==> flow/design.v <==
module Decoder (
input  wire [1:0] IN ,
output reg  [3:0] OUT
);
always @(*)
  begin
  OUT = 4'b0000 ;
    case (IN)
     2'b00 : OUT = 4'b0001 ;
     2'b01 : OUT = 4'b0010 ;          
     2'b10 : OUT = 4'b0100 ;     
     2'b11 : OUT = 4'b1000 ;     
   endcase
 end 
 endmodule
module ARITHMATIC_UNIT
  #(parameter IN_DATA_WIDTH= 16,
              OUT_DATA_WIDTH=16
  )
  (
  input wire      [IN_DATA_WIDTH-1:0]        A,
  input wire      [IN_DATA_WIDTH-1:0]        B,
  input wire      [1:0]                      ALU_FUN,
  input wire                                 Clk,
  input wire                                 RST,
  input wire                                 Arithmaitc_Enable,
  output reg     [OUT_DATA_WIDTH-1:0]       Arith_out,
  output reg                                Arith_Flag,
  output reg                                Carry_out
  );
   reg     [OUT_DATA_WIDTH-1:0]       Arith_out_signal;
   reg     [1:0]                      Arith_Flag_signal;
   wire                              Carry_out_signal;
always@(posedge Clk or negedge RST)
begin
  if(!RST)
    begin
      Arith_out<=0;
      Arith_Flag<=0;
      Carry_out<=0;
    end
  else 
    begin
     Arith_out<=Arith_out_signal;
     Arith_Flag<=Arith_Flag_signal;
     Carry_out<=Carry_out_signal;
    end
end
always@(*)
begin
  Arith_out_signal=16'b0;
  Arith_Flag_signal=1'b0;
  if(Arithmaitc_Enable)
    begin
      case(ALU_FUN)
        2'b00:begin
          Arith_out_signal=A+B;
            Arith_Flag_signal=1'b1;
        end
        2'b01:begin
          Arith_out_signal=A-B;
            Arith_Flag_signal=1'b1;
        end
        2'b10:begin
          Arith_out_signal=A*B;
            Arith_Flag_signal=1'b1;
        end
        2'b11:begin
          Arith_out_signal=(B==0)?32'h0000FFFF:A/B;
            Arith_Flag_signal=1'b1;
        end   
    endcase
    end
    else
      begin
        Arith_out_signal=16'b0;
        Arith_Flag_signal=1'b0;
      end
end
assign  Carry_out_signal= Arith_out_signal[IN_DATA_WIDTH];
endmodule
module LOGIC_UNIT
   #(parameter IN_DATA_WIDTH= 16,
              OUT_DATA_WIDTH=16
  )
  (
  input wire      [IN_DATA_WIDTH-1:0]        A,
  input wire      [IN_DATA_WIDTH-1:0]        B,
  input wire      [1:0]                      ALU_FUN,
  input wire                                 Clk,
  input wire                                 RST,
  input wire                                 LOGIC_Enable,
  output reg     [OUT_DATA_WIDTH-1:0]        LOGICAL_out,
  output reg                                 LOGICAL_Flag
  );
  reg [OUT_DATA_WIDTH-1:0]        LOGICAL_out_signal;
  reg                             LOGICAL_Flag_siganl;
  always@(posedge Clk or negedge RST)
  begin
    if(!RST)
      begin
      LOGICAL_out<=16'b0;
      LOGICAL_Flag<=1'b0;
      end
    else
      begin
      LOGICAL_out<=LOGICAL_out_signal;
      LOGICAL_Flag<=LOGICAL_Flag_siganl;
      end
  end
  always@(*)
  begin
    LOGICAL_Flag_siganl=1'b0;
    LOGICAL_out_signal=16'b0;
    if(LOGIC_Enable)
      begin
        case(ALU_FUN)
           2'b00 : begin
              LOGICAL_out_signal = A & B ;
              LOGICAL_Flag_siganl = 1'b1 ;              
		      end
          2'b01 : begin
              LOGICAL_out_signal = A | B ;
              LOGICAL_Flag_siganl = 1'b1 ;           
		      end
         2'b10 : begin
              LOGICAL_out_signal = ~(A & B) ;
              LOGICAL_Flag_siganl = 1'b1 ;           
		      end
         2'b11 : begin
              LOGICAL_out_signal = ~(A | B) ;
              LOGICAL_Flag_siganl = 1'b1 ;           
		      end
		    endcase
		   end
		   else
		     begin
		        LOGICAL_Flag_siganl=1'b0;
            LOGICAL_out_signal=16'b0;
		       end
		end
		endmodule
module SHIFT_UNIT  
   #(parameter IN_DATA_WIDTH= 16,
              OUT_DATA_WIDTH=16
  )
  (
  input wire      [IN_DATA_WIDTH-1:0]        A,
  input wire      [IN_DATA_WIDTH-1:0]        B,
  input wire      [1:0]                      ALU_FUN,
  input wire                                 Clk,
  input wire                                 RST,
  input wire                                 SHIFT_Enable,
  output reg     [OUT_DATA_WIDTH-1:0]        SHIFT_OUT,
  output reg                                 SHIFT_FLAG
  );
  reg [OUT_DATA_WIDTH-1:0]        SHIFT_OUT_SIGNAL;
  reg                             SHIFT_FLAG_SIGNAL;
  always@(posedge Clk or negedge RST)
  begin
    if(!RST)
      begin
        SHIFT_OUT<=16'b0;
        SHIFT_FLAG<=1'b0;
      end
    else
      begin
      SHIFT_OUT<=SHIFT_OUT_SIGNAL;
      SHIFT_FLAG<=SHIFT_FLAG_SIGNAL;
      end
  end
  always@(*)
  begin 
    SHIFT_OUT_SIGNAL = 1'b0 ;
    SHIFT_FLAG_SIGNAL = 1'b0 ;
	if(SHIFT_Enable)
      case (ALU_FUN)
      2'b00 : begin
              SHIFT_OUT_SIGNAL = A >> 1  ;
              SHIFT_FLAG_SIGNAL = 1'b1 ;              
		      end
      2'b01 : begin
              SHIFT_OUT_SIGNAL = A << 1 ;
              SHIFT_FLAG_SIGNAL = 1'b1 ;           
		      end
      2'b10 : begin
              SHIFT_OUT_SIGNAL = B >> 1 ;
              SHIFT_FLAG_SIGNAL = 1'b1 ;           
		      end
      2'b11 : begin
              SHIFT_OUT_SIGNAL = B << 1 ;
              SHIFT_FLAG_SIGNAL = 1'b1 ;           
		      end
      endcase
	else
	 begin
      SHIFT_OUT_SIGNAL = 1'b0 ;
      SHIFT_FLAG_SIGNAL = 1'b0 ;
     end
 end
 endmodule
module CMP_UNIT 
  #(parameter IN_DATA_WIDTH= 16,
              OUT_DATA_WIDTH=16
  )
    (
  input wire      [IN_DATA_WIDTH-1:0]        A,
  input wire      [IN_DATA_WIDTH-1:0]        B,
  input wire      [1:0]                      ALU_FUN,
  input wire                                 Clk,
  input wire                                 RST,
  input wire                                 CMP_Enable,
  output reg     [OUT_DATA_WIDTH-1:0]        CMP_out,
  output reg                                 CMP_Flag
  );
  reg [OUT_DATA_WIDTH-1:0]        CMP_out_signal;
  reg                             CMP_Flag_siganl;
  always@(posedge Clk or negedge RST)
  begin
    if(!RST)
      begin
        CMP_out<=16'b0;
        CMP_Flag<=1'b0; 
      end
    else
      begin
      CMP_out<=CMP_out_signal;
      CMP_Flag<=CMP_Flag_siganl;
      end
  end
  always@(*)
  begin
    CMP_Flag_siganl=1'b0;
    CMP_out_signal=16'b0;
    if(CMP_Enable)
      begin
        case(ALU_FUN)
           2'b00 : begin
              CMP_out_signal = 16'b0  ;
              CMP_Flag_siganl = 1'b1 ;              
		               end
           2'b01 : begin
              CMP_Flag_siganl = 1'b1 ;  
              if (A==B)
                CMP_out_signal = 16'b1;
              else
                CMP_out_signal = 16'b0;			  
		               end
          2'b10 : begin
              CMP_Flag_siganl = 1'b1 ;  
              if (A>B)
                CMP_out_signal = 16'b10;
              else
                CMP_out_signal = 16'b0;			  
		              end
          2'b11 : begin
              CMP_Flag_siganl = 1'b1 ; 
              if (A<B)
                CMP_out_signal = 16'b11;
              else
                CMP_out_signal = 16'b0;			  
		              end
		         endcase
		     end
		   else
		     begin
		        CMP_Flag_siganl=1'b0;
            CMP_out_signal=16'b0;
		       end
		end
		endmodule
module ALU_TOP 
  #(parameter INDATA_WIDTH=16,
              Arithmatic_width=INDATA_WIDTH+INDATA_WIDTH,
              Logic_Width= INDATA_WIDTH,
              Shift_Width=INDATA_WIDTH,
              CMP_Width=3
  )
(
input wire [INDATA_WIDTH-1:0]           A,
input wire [INDATA_WIDTH-1:0]           B,
input wire [3:0]                        ALU_FUN,
input wire                              CLK,
input wire                              RST,
output wire [Arithmatic_width-1:0]      Arith_OUT,
output wire [Logic_Width-1:0]           Logic_OUT,
output wire [Shift_Width-1:0]           Shift_OUT,
output wire [CMP_Width-1:0]             CMP_OUT,
output wire                             Arith_FLAG,
output wire                             Carry_OUT,
output wire                             Logic_FLAG,
output wire                             Shift_FLAG,
output wire                             CMP_FLAG
);
wire                  Arith_enable ;
wire                  Logic_enable ;
wire                  Shift_enable ;
wire                  CMP_enable ;
Decoder mapping_Decoder(
.IN(ALU_FUN[3:2]),
.OUT({Shift_enable,CMP_enable,Logic_enable,Arith_enable})
);
ARITHMATIC_UNIT #(.IN_DATA_WIDTH(INDATA_WIDTH),.OUT_DATA_WIDTH(Arithmatic_width))mapping_Arith
(
.A(A),
.B(B),
.ALU_FUN(ALU_FUN[1:0]),
.Clk(CLK),
.RST(RST),
.Arithmaitc_Enable(Arith_enable),
.Arith_out(Arith_OUT),
.Arith_Flag(Arith_FLAG),
.Carry_out(Carry_OUT)
);
LOGIC_UNIT #(.IN_DATA_WIDTH(INDATA_WIDTH),.OUT_DATA_WIDTH(Logic_Width))mapping_Logic
(
.A(A),
.B(B),
.ALU_FUN(ALU_FUN[1:0]),
.Clk(CLK),
.RST(RST),
.LOGIC_Enable(Logic_enable),
.LOGICAL_out(Logic_OUT),
.LOGICAL_Flag(Logic_FLAG)
);
SHIFT_UNIT  #(.IN_DATA_WIDTH(INDATA_WIDTH),.OUT_DATA_WIDTH(Shift_Width))mapping_Shift
(
.A(A),
.B(B),
.ALU_FUN(ALU_FUN[1:0]),
.Clk(CLK),
.RST(RST),
.SHIFT_Enable(Shift_enable),
.SHIFT_OUT(Shift_OUT),
.SHIFT_FLAG(Shift_FLAG)
);
CMP_UNIT #(.IN_DATA_WIDTH(INDATA_WIDTH),.OUT_DATA_WIDTH(CMP_Width))mapping_Cmp
(
.A(A),
.B(B),
.ALU_FUN(ALU_FUN[1:0]),
.Clk(CLK),
.RST(RST),
.CMP_Enable(CMP_enable),
.CMP_out(CMP_OUT),
.CMP_Flag(CMP_FLAG)
);
endmodule
---- Tool chain data of ALU_TOP ----
Tool output for the design above, in the order of the flow.
Line numbers count from 1 in the design file above.
Operators: Yosys type, input widths -> output width; for muxes data width and select width s.
Cell names lack the library's common part.
Not given: n/a
set-up
  design top .............................. ALU_TOP
  clock input ............................. CLK
  standard-cell library ................... sky130hd
  timing corner ........................... tt_025C_1v80

---- After elaboration ----
Counts by Yosys on the flattened word-level netlist (proc, flatten, opt, wreduce; memories kept). Register bits leave out memories and registers merged into their read ports (data or address); mux counts leave out enables and synchronous resets folded into registers. Print and check cells are left out.
operators by class
  $mul .................................... 1
  reduce/logical cells .................... 4
  multiplexer cells ....................... 19
  add/sub/neg operators ................... 2
  equality and inequality tests ........... 7
  bitwise gates (word level) .............. 4
  div/mod/pow operators ................... 1
  magnitude comparators ................... 2
operators by type and width
  cell                number
  $div 16x16->32      1
  $mul 16x16->32      1
  $pmux 32 s4         1
  $pmux 16 s4         2
  $mux 32             2
  $not 16->16         2
  $mux 16             2
  $add 16x16->17      1
  $sub 16x16->17      1
  $gt 16x16->1        1
  $lt 16x16->1        1
  $eq 16x16->1        1
  $and 16x16->16      1
  $or 16x16->16       1
  $logic_not 16->1    1
  $pmux 4 s4          1
  $pmux 3 s4          1
  $eq 2x2->1 const B  4
  $mux 1              7
  $eq 2x1->1 const B  2
  $logic_not 2->1     2
  $reduce_or 4->1     1
  $mux 2              2
  $mux 3              1
bit counts
  bits of input ports ..................... 38
  output and inout bits ................... 72
  word-level cells ........................ 49
  register bits after elaboration ......... 72

---- Logic depth ----
Depth = most cells in a row (Yosys ltp): at word level without a register or memory, in the mapped netlist without a sequential cell, where the memories' decode and read muxes count.
logic depth
  depth after elaboration ................. 4
  ABC_AREA ................................ 0
  gate-level depth with buffers ........... 488
  depth with buffers taken out ............ 446

---- After synthesis ----
The flow's flattened synthesis, as Yosys stat reports it; memories are mapped. The netlist is that of the ABC_AREA named above (0 if unset); the other value can give another one.
The area totals of this step are shown rounded.
mapped netlist
  cells in the netlist .................... 4,596
  area of sequential cells ................ 0.001752 mm²
  flip-flop cells ......................... 70
  buffers ................................. 171
  chip area (Yosys) ....................... 0.03466 mm²
cell types
  type      number  area in all (µm²)
  ha_1      546     6.83E+03
  fa_1      196     3.92E+03
  nor2_1    478     1.79E+03
  dfrtp_1   70      1,751.68
  a21oi_1   331     1.66E+03
  nand2_1   441     1.66E+03
  xnor2_1   177     1.55E+03
  o21a_1    204     1.53E+03
  inv_1     336     1,261.21
  nor3_1    217     1.09E+03
  mux2_2    82      923.386
  o21ai_0   156     780.749
  a21o_1    84      630.605
  xor2_1    68      595.571
  o31ai_1   76      570.547
  or2_2     76      475.456
  clkbuf_1  122     457.939
  and2_1    58      362.848
Other cell types: 101; their cells: 878.
By module: a second synthesis without flattening, with its own total; a netlist apart from the flattened one above.
second synthesis, totals
  cells (unflattened synthesis) ........... 4,649
  area (unflattened synthesis) ............ 0.03503 mm²
Each row is one instance without its submodules.
modules
  module           instances  sequential area (mm²)  area (mm²)  cells
  ARITHMATIC_UNIT  1          0.0008258              0.03292     4,462
  LOGIC_UNIT       1          0.0004254              0.000807    56
  SHIFT_UNIT       1          0.0004254              0.000732    55
  CMP_UNIT         1          0.0000751              0.0005468   72
  Decoder          1          0                      0.0000263   4
  ALU_TOP          1          0                      0           0

---- Worst setup path after synthesis ----
Source: OpenSTA report_checks on the synthesized netlist (no wires, ideal clock, input and output delay 20% of the period each), path of least setup slack; recovery checks are left aside. Register names are those of the netlist, which keeps one name where synthesis merged equal registers.
path after synthesis
  path type ............................... input to register
  start point ............................. input port B[1]
  end point ............................... register mapping_Arith.Arith_out[0]
  buffers on the path ..................... 51
  required time ........................... 109.867 ns
  data arrival time ....................... 113.332 ns
  launch time at the first pin ............ 22.000 ns
  stages .................................. 459
  delay of the path ....................... 91.465 ns
  library setup time ...................... 0.133 ns
  period .................................. 110.0 ns
  external input delay .................... 22.000 ns
  slack ................................... -3.465 ns
  period reached after synthesis .......... 113.465 ns
"delay of the path" = arrival - input delay + setup time.
"stages": output pins that drive a net of the path, with the launching flip-flop's if there is one; two outputs of one cell count as two.
"period reached after synthesis" is the clock period less the worst setup slack; recovery checks do not enter. This is arithmetic on one report: input and output delays are still those of the set period (20% each).
Between the ends stands the longest chain of elaborated cells between them, by number of cells; it is not shown to be the way that was timed. Of several equally long chains one is given.
A line is the first line of the expression or statement that the cell stems from. Yosys adds cells for indexed reads and writes and turns some case tables into memories.
on the way, after synthesis
  cell sequence ........................... clkbuf_1 clkinv_1 ha_1 or3_1 nand3_1 nor4_1 a31o_2 ha_1 a21oi_1 nand2_1 and4_1 a311oi_1 nor2_1 ha_1 o21a_1 nor2_1 or4_1 buf_2 (+423 left out) a21oi_1 nor2b_1 o21ai_0 nand2b_1 a21oi_1 nor2b_1 o21ai_0 nand2b_1 a21oi_1 nor2b_1 o21ai_0 nand2b_1 a21oi_1 nor2b_1 o21ai_0 and4_1 o221a_2 a31oi_1
  length of the longest elaborated chain .. 4
  elaborated cells between the ends (all ways) .. 5
  RTL lines with such cells ............... 3
  classes of those cells .................. 1 x div; 3 x mux; 1 x reduce/logical
RTL lines, path after synthesis
  item                line  source
  start: declaration  281   input wire [INDATA_WIDTH-1:0]           B,
  $div 16x16->32      69    Arith_out_signal=(B==0)?32'h0000FFFF:A/B;
  $mux 32             69
  $pmux 32 s4         55    case(ALU_FUN)
  $mux 32             53    if(Arithmaitc_Enable)
  end: assignment     38    Arith_out<=0;
  end: assignment     44    Arith_out<=Arith_out_signal;
  end: declaration    27    output reg     [OUT_DATA_WIDTH-1:0]       Arith_out,

---- Path in the finished layout ----
Path of least setup slack in the final report of run B (OpenROAD, finished layout, wires in). Where an end is a register, its clock arrival counts in the times.
path after layout
  path type ............................... input to register
  start point ............................. input port B[13]
  end point ............................... register mapping_Arith.Arith_out[0]
  launch time at the first pin ............ 13.92 ns
  external input delay .................... 13.92 ns
  stages .................................. 472
  slack ................................... -24.66 ns
  required time ........................... 69.87 ns
  library setup time ...................... 0.12 ns
  buffers on the path ..................... 131
  period .................................. 69.6 ns
  data arrival time ....................... 94.52 ns
Between the ends stands the longest chain of elaborated cells between them, by number of cells; it is not shown to be the way that was timed. Of several equally long chains one is given.
on the way, after layout
  cell sequence ........................... clkdlybuf4s50_1 or4_4 nor2_4 and3_4 and2_4 ha_4 or3_1 nand3_1 nor4_2 a31o_2 ha_4 a21oi_2 nand2_2 and4_1 a311oi_2 nor2_1 ha_1 o21a_1 (+436 left out) a21oi_2 nor2b_1 o21ai_1 nand2b_1 a21oi_2 nor2b_1 o21ai_1 nand2b_1 a21oi_2 nor2b_1 o21ai_1 nand2b_1 a21oi_1 nor2b_1 o21ai_1 and4_1 o221a_2 a31oi_1
  length of the longest elaborated chain .. 4
  elaborated cells between the ends (all ways) .. 5
  RTL lines with such cells ............... 3
  classes of those cells .................. 1 x div; 3 x mux; 1 x reduce/logical
RTL lines, path after layout
  item                line  source
  start: declaration  281   input wire [INDATA_WIDTH-1:0]           B,
  $div 16x16->32      69    Arith_out_signal=(B==0)?32'h0000FFFF:A/B;
  $mux 32             69
  $pmux 32 s4         55    case(ALU_FUN)
  $mux 32             53    if(Arithmaitc_Enable)
  end: assignment     38    Arith_out<=0;
  end: assignment     44    Arith_out<=Arith_out_signal;
  end: declaration    27    output reg     [OUT_DATA_WIDTH-1:0]       Arith_out,

# Flow runs of ALU_TOP

Measured data: module ALU_TOP, platform sky130hd, 5 stored runs of the flow under differing settings, order arbitrary. Input and output delays are each 20% of the period that was set; the output load is 0.01 pF.
By "period achieved" is meant the clock period of the run minus its worst setup slack. This is arithmetic on one report: input and output delays are still those of the set period (20% each).
"worst path time" = time allowed to the worst setup path (clock period - input delay - output delay, where it has them) - its slack; a late launch clock adds to it, a late capture clock takes from it.
The measured numbers are rounded.

---- run A ----
settings
  ABC_AREA = 1
  CELL_PAD_IN_SITES_DETAIL_PLACEMENT = 2
  CORE_ASPECT_RATIO = 0.86
  CORE_MARGIN = 3
  CORE_UTILIZATION = 35
  CTS_CLUSTER_SIZE = 10
  GPL_TIMING_DRIVEN = 1
  PLACE_DENSITY_LB_ADDON = 0.11
  TNS_END_PERCENT = 10
  period_ns = 92.6
  CAP_MARGIN = 20
  SLEW_MARGIN = 20
results
  stopped before the end: routing reported GRT-0232

---- run B ----
settings
  CAP_MARGIN = 25
  period_ns = 69.6
  CORE_MARGIN = 2
  CORE_UTILIZATION = 40
  SLEW_MARGIN = 20
results
  standard-cell area after layout ......... 0.05355 mm²
  worst setup slack after layout .......... -24.66 ns
  period achieved ......................... 94.258 ns
  post-synthesis cell area ................ 0.03466 mm²
  final utilization ....................... 62.6%
  die size ................................ 0.08902 mm²
  total negative setup slack .............. -95.77 ns
  worst path time ......................... 80.34 ns
  class of the worst setup path ........... input to register

---- run C ----
settings
  CORE_UTILIZATION = 40
  period_ns = 110.0
  CAP_MARGIN = 20
  CORE_MARGIN = 2
  SLEW_MARGIN = 20
results
  standard-cell area after layout ......... 0.0407 mm²
  worst setup slack after layout .......... 4.456 ns
  period achieved ......................... 105.544 ns
  post-synthesis cell area ................ 0.03466 mm²
  final utilization ....................... 47.6%
  die size ................................ 0.08902 mm²
  total negative setup slack .............. 0.000 ns
  worst path time ......................... 83.54 ns
  class of the worst setup path ........... input to register

---- run D ----
settings
  ABC_AREA = 1
  CELL_PAD_IN_SITES_GLOBAL_PLACEMENT = 2
  CORE_UTILIZATION = 30
  GPL_ROUTABILITY_DRIVEN = 1
  period_ns = 67.5
  CAP_MARGIN = 20
  CORE_MARGIN = 2
  SLEW_MARGIN = 20
results
  standard-cell area after layout ......... 0.05705 mm²
  worst setup slack after layout .......... -15.31 ns
  period achieved ......................... 82.811 ns
  post-synthesis cell area ................ 0.03593 mm²
  final utilization ....................... 48.2%
  die size ................................ 0.1225 mm²
  total negative setup slack .............. -61.62 ns
  worst path time ......................... 69.31 ns
  class of the worst setup path ........... input to register

---- run E ----
settings
  CAP_MARGIN = 20
  CELL_PAD_IN_SITES_GLOBAL_PLACEMENT = 0
  CTS_CLUSTER_SIZE = 58
  HOLD_SLACK_MARGIN = 0.29
  SLEW_MARGIN = 0
  period_ns = 134.0
  CORE_MARGIN = 2
  CORE_UTILIZATION = 40
results
  standard-cell area after layout ......... 0.03739 mm²
  worst setup slack after layout .......... 8.483 ns
  period achieved ......................... 125.517 ns
  post-synthesis cell area ................ 0.03466 mm²
  final utilization ....................... 43.7%
  die size ................................ 0.08902 mm²
  total negative setup slack .............. 0.000 ns
  worst path time ......................... 98.72 ns
  class of the worst setup path ........... input to register
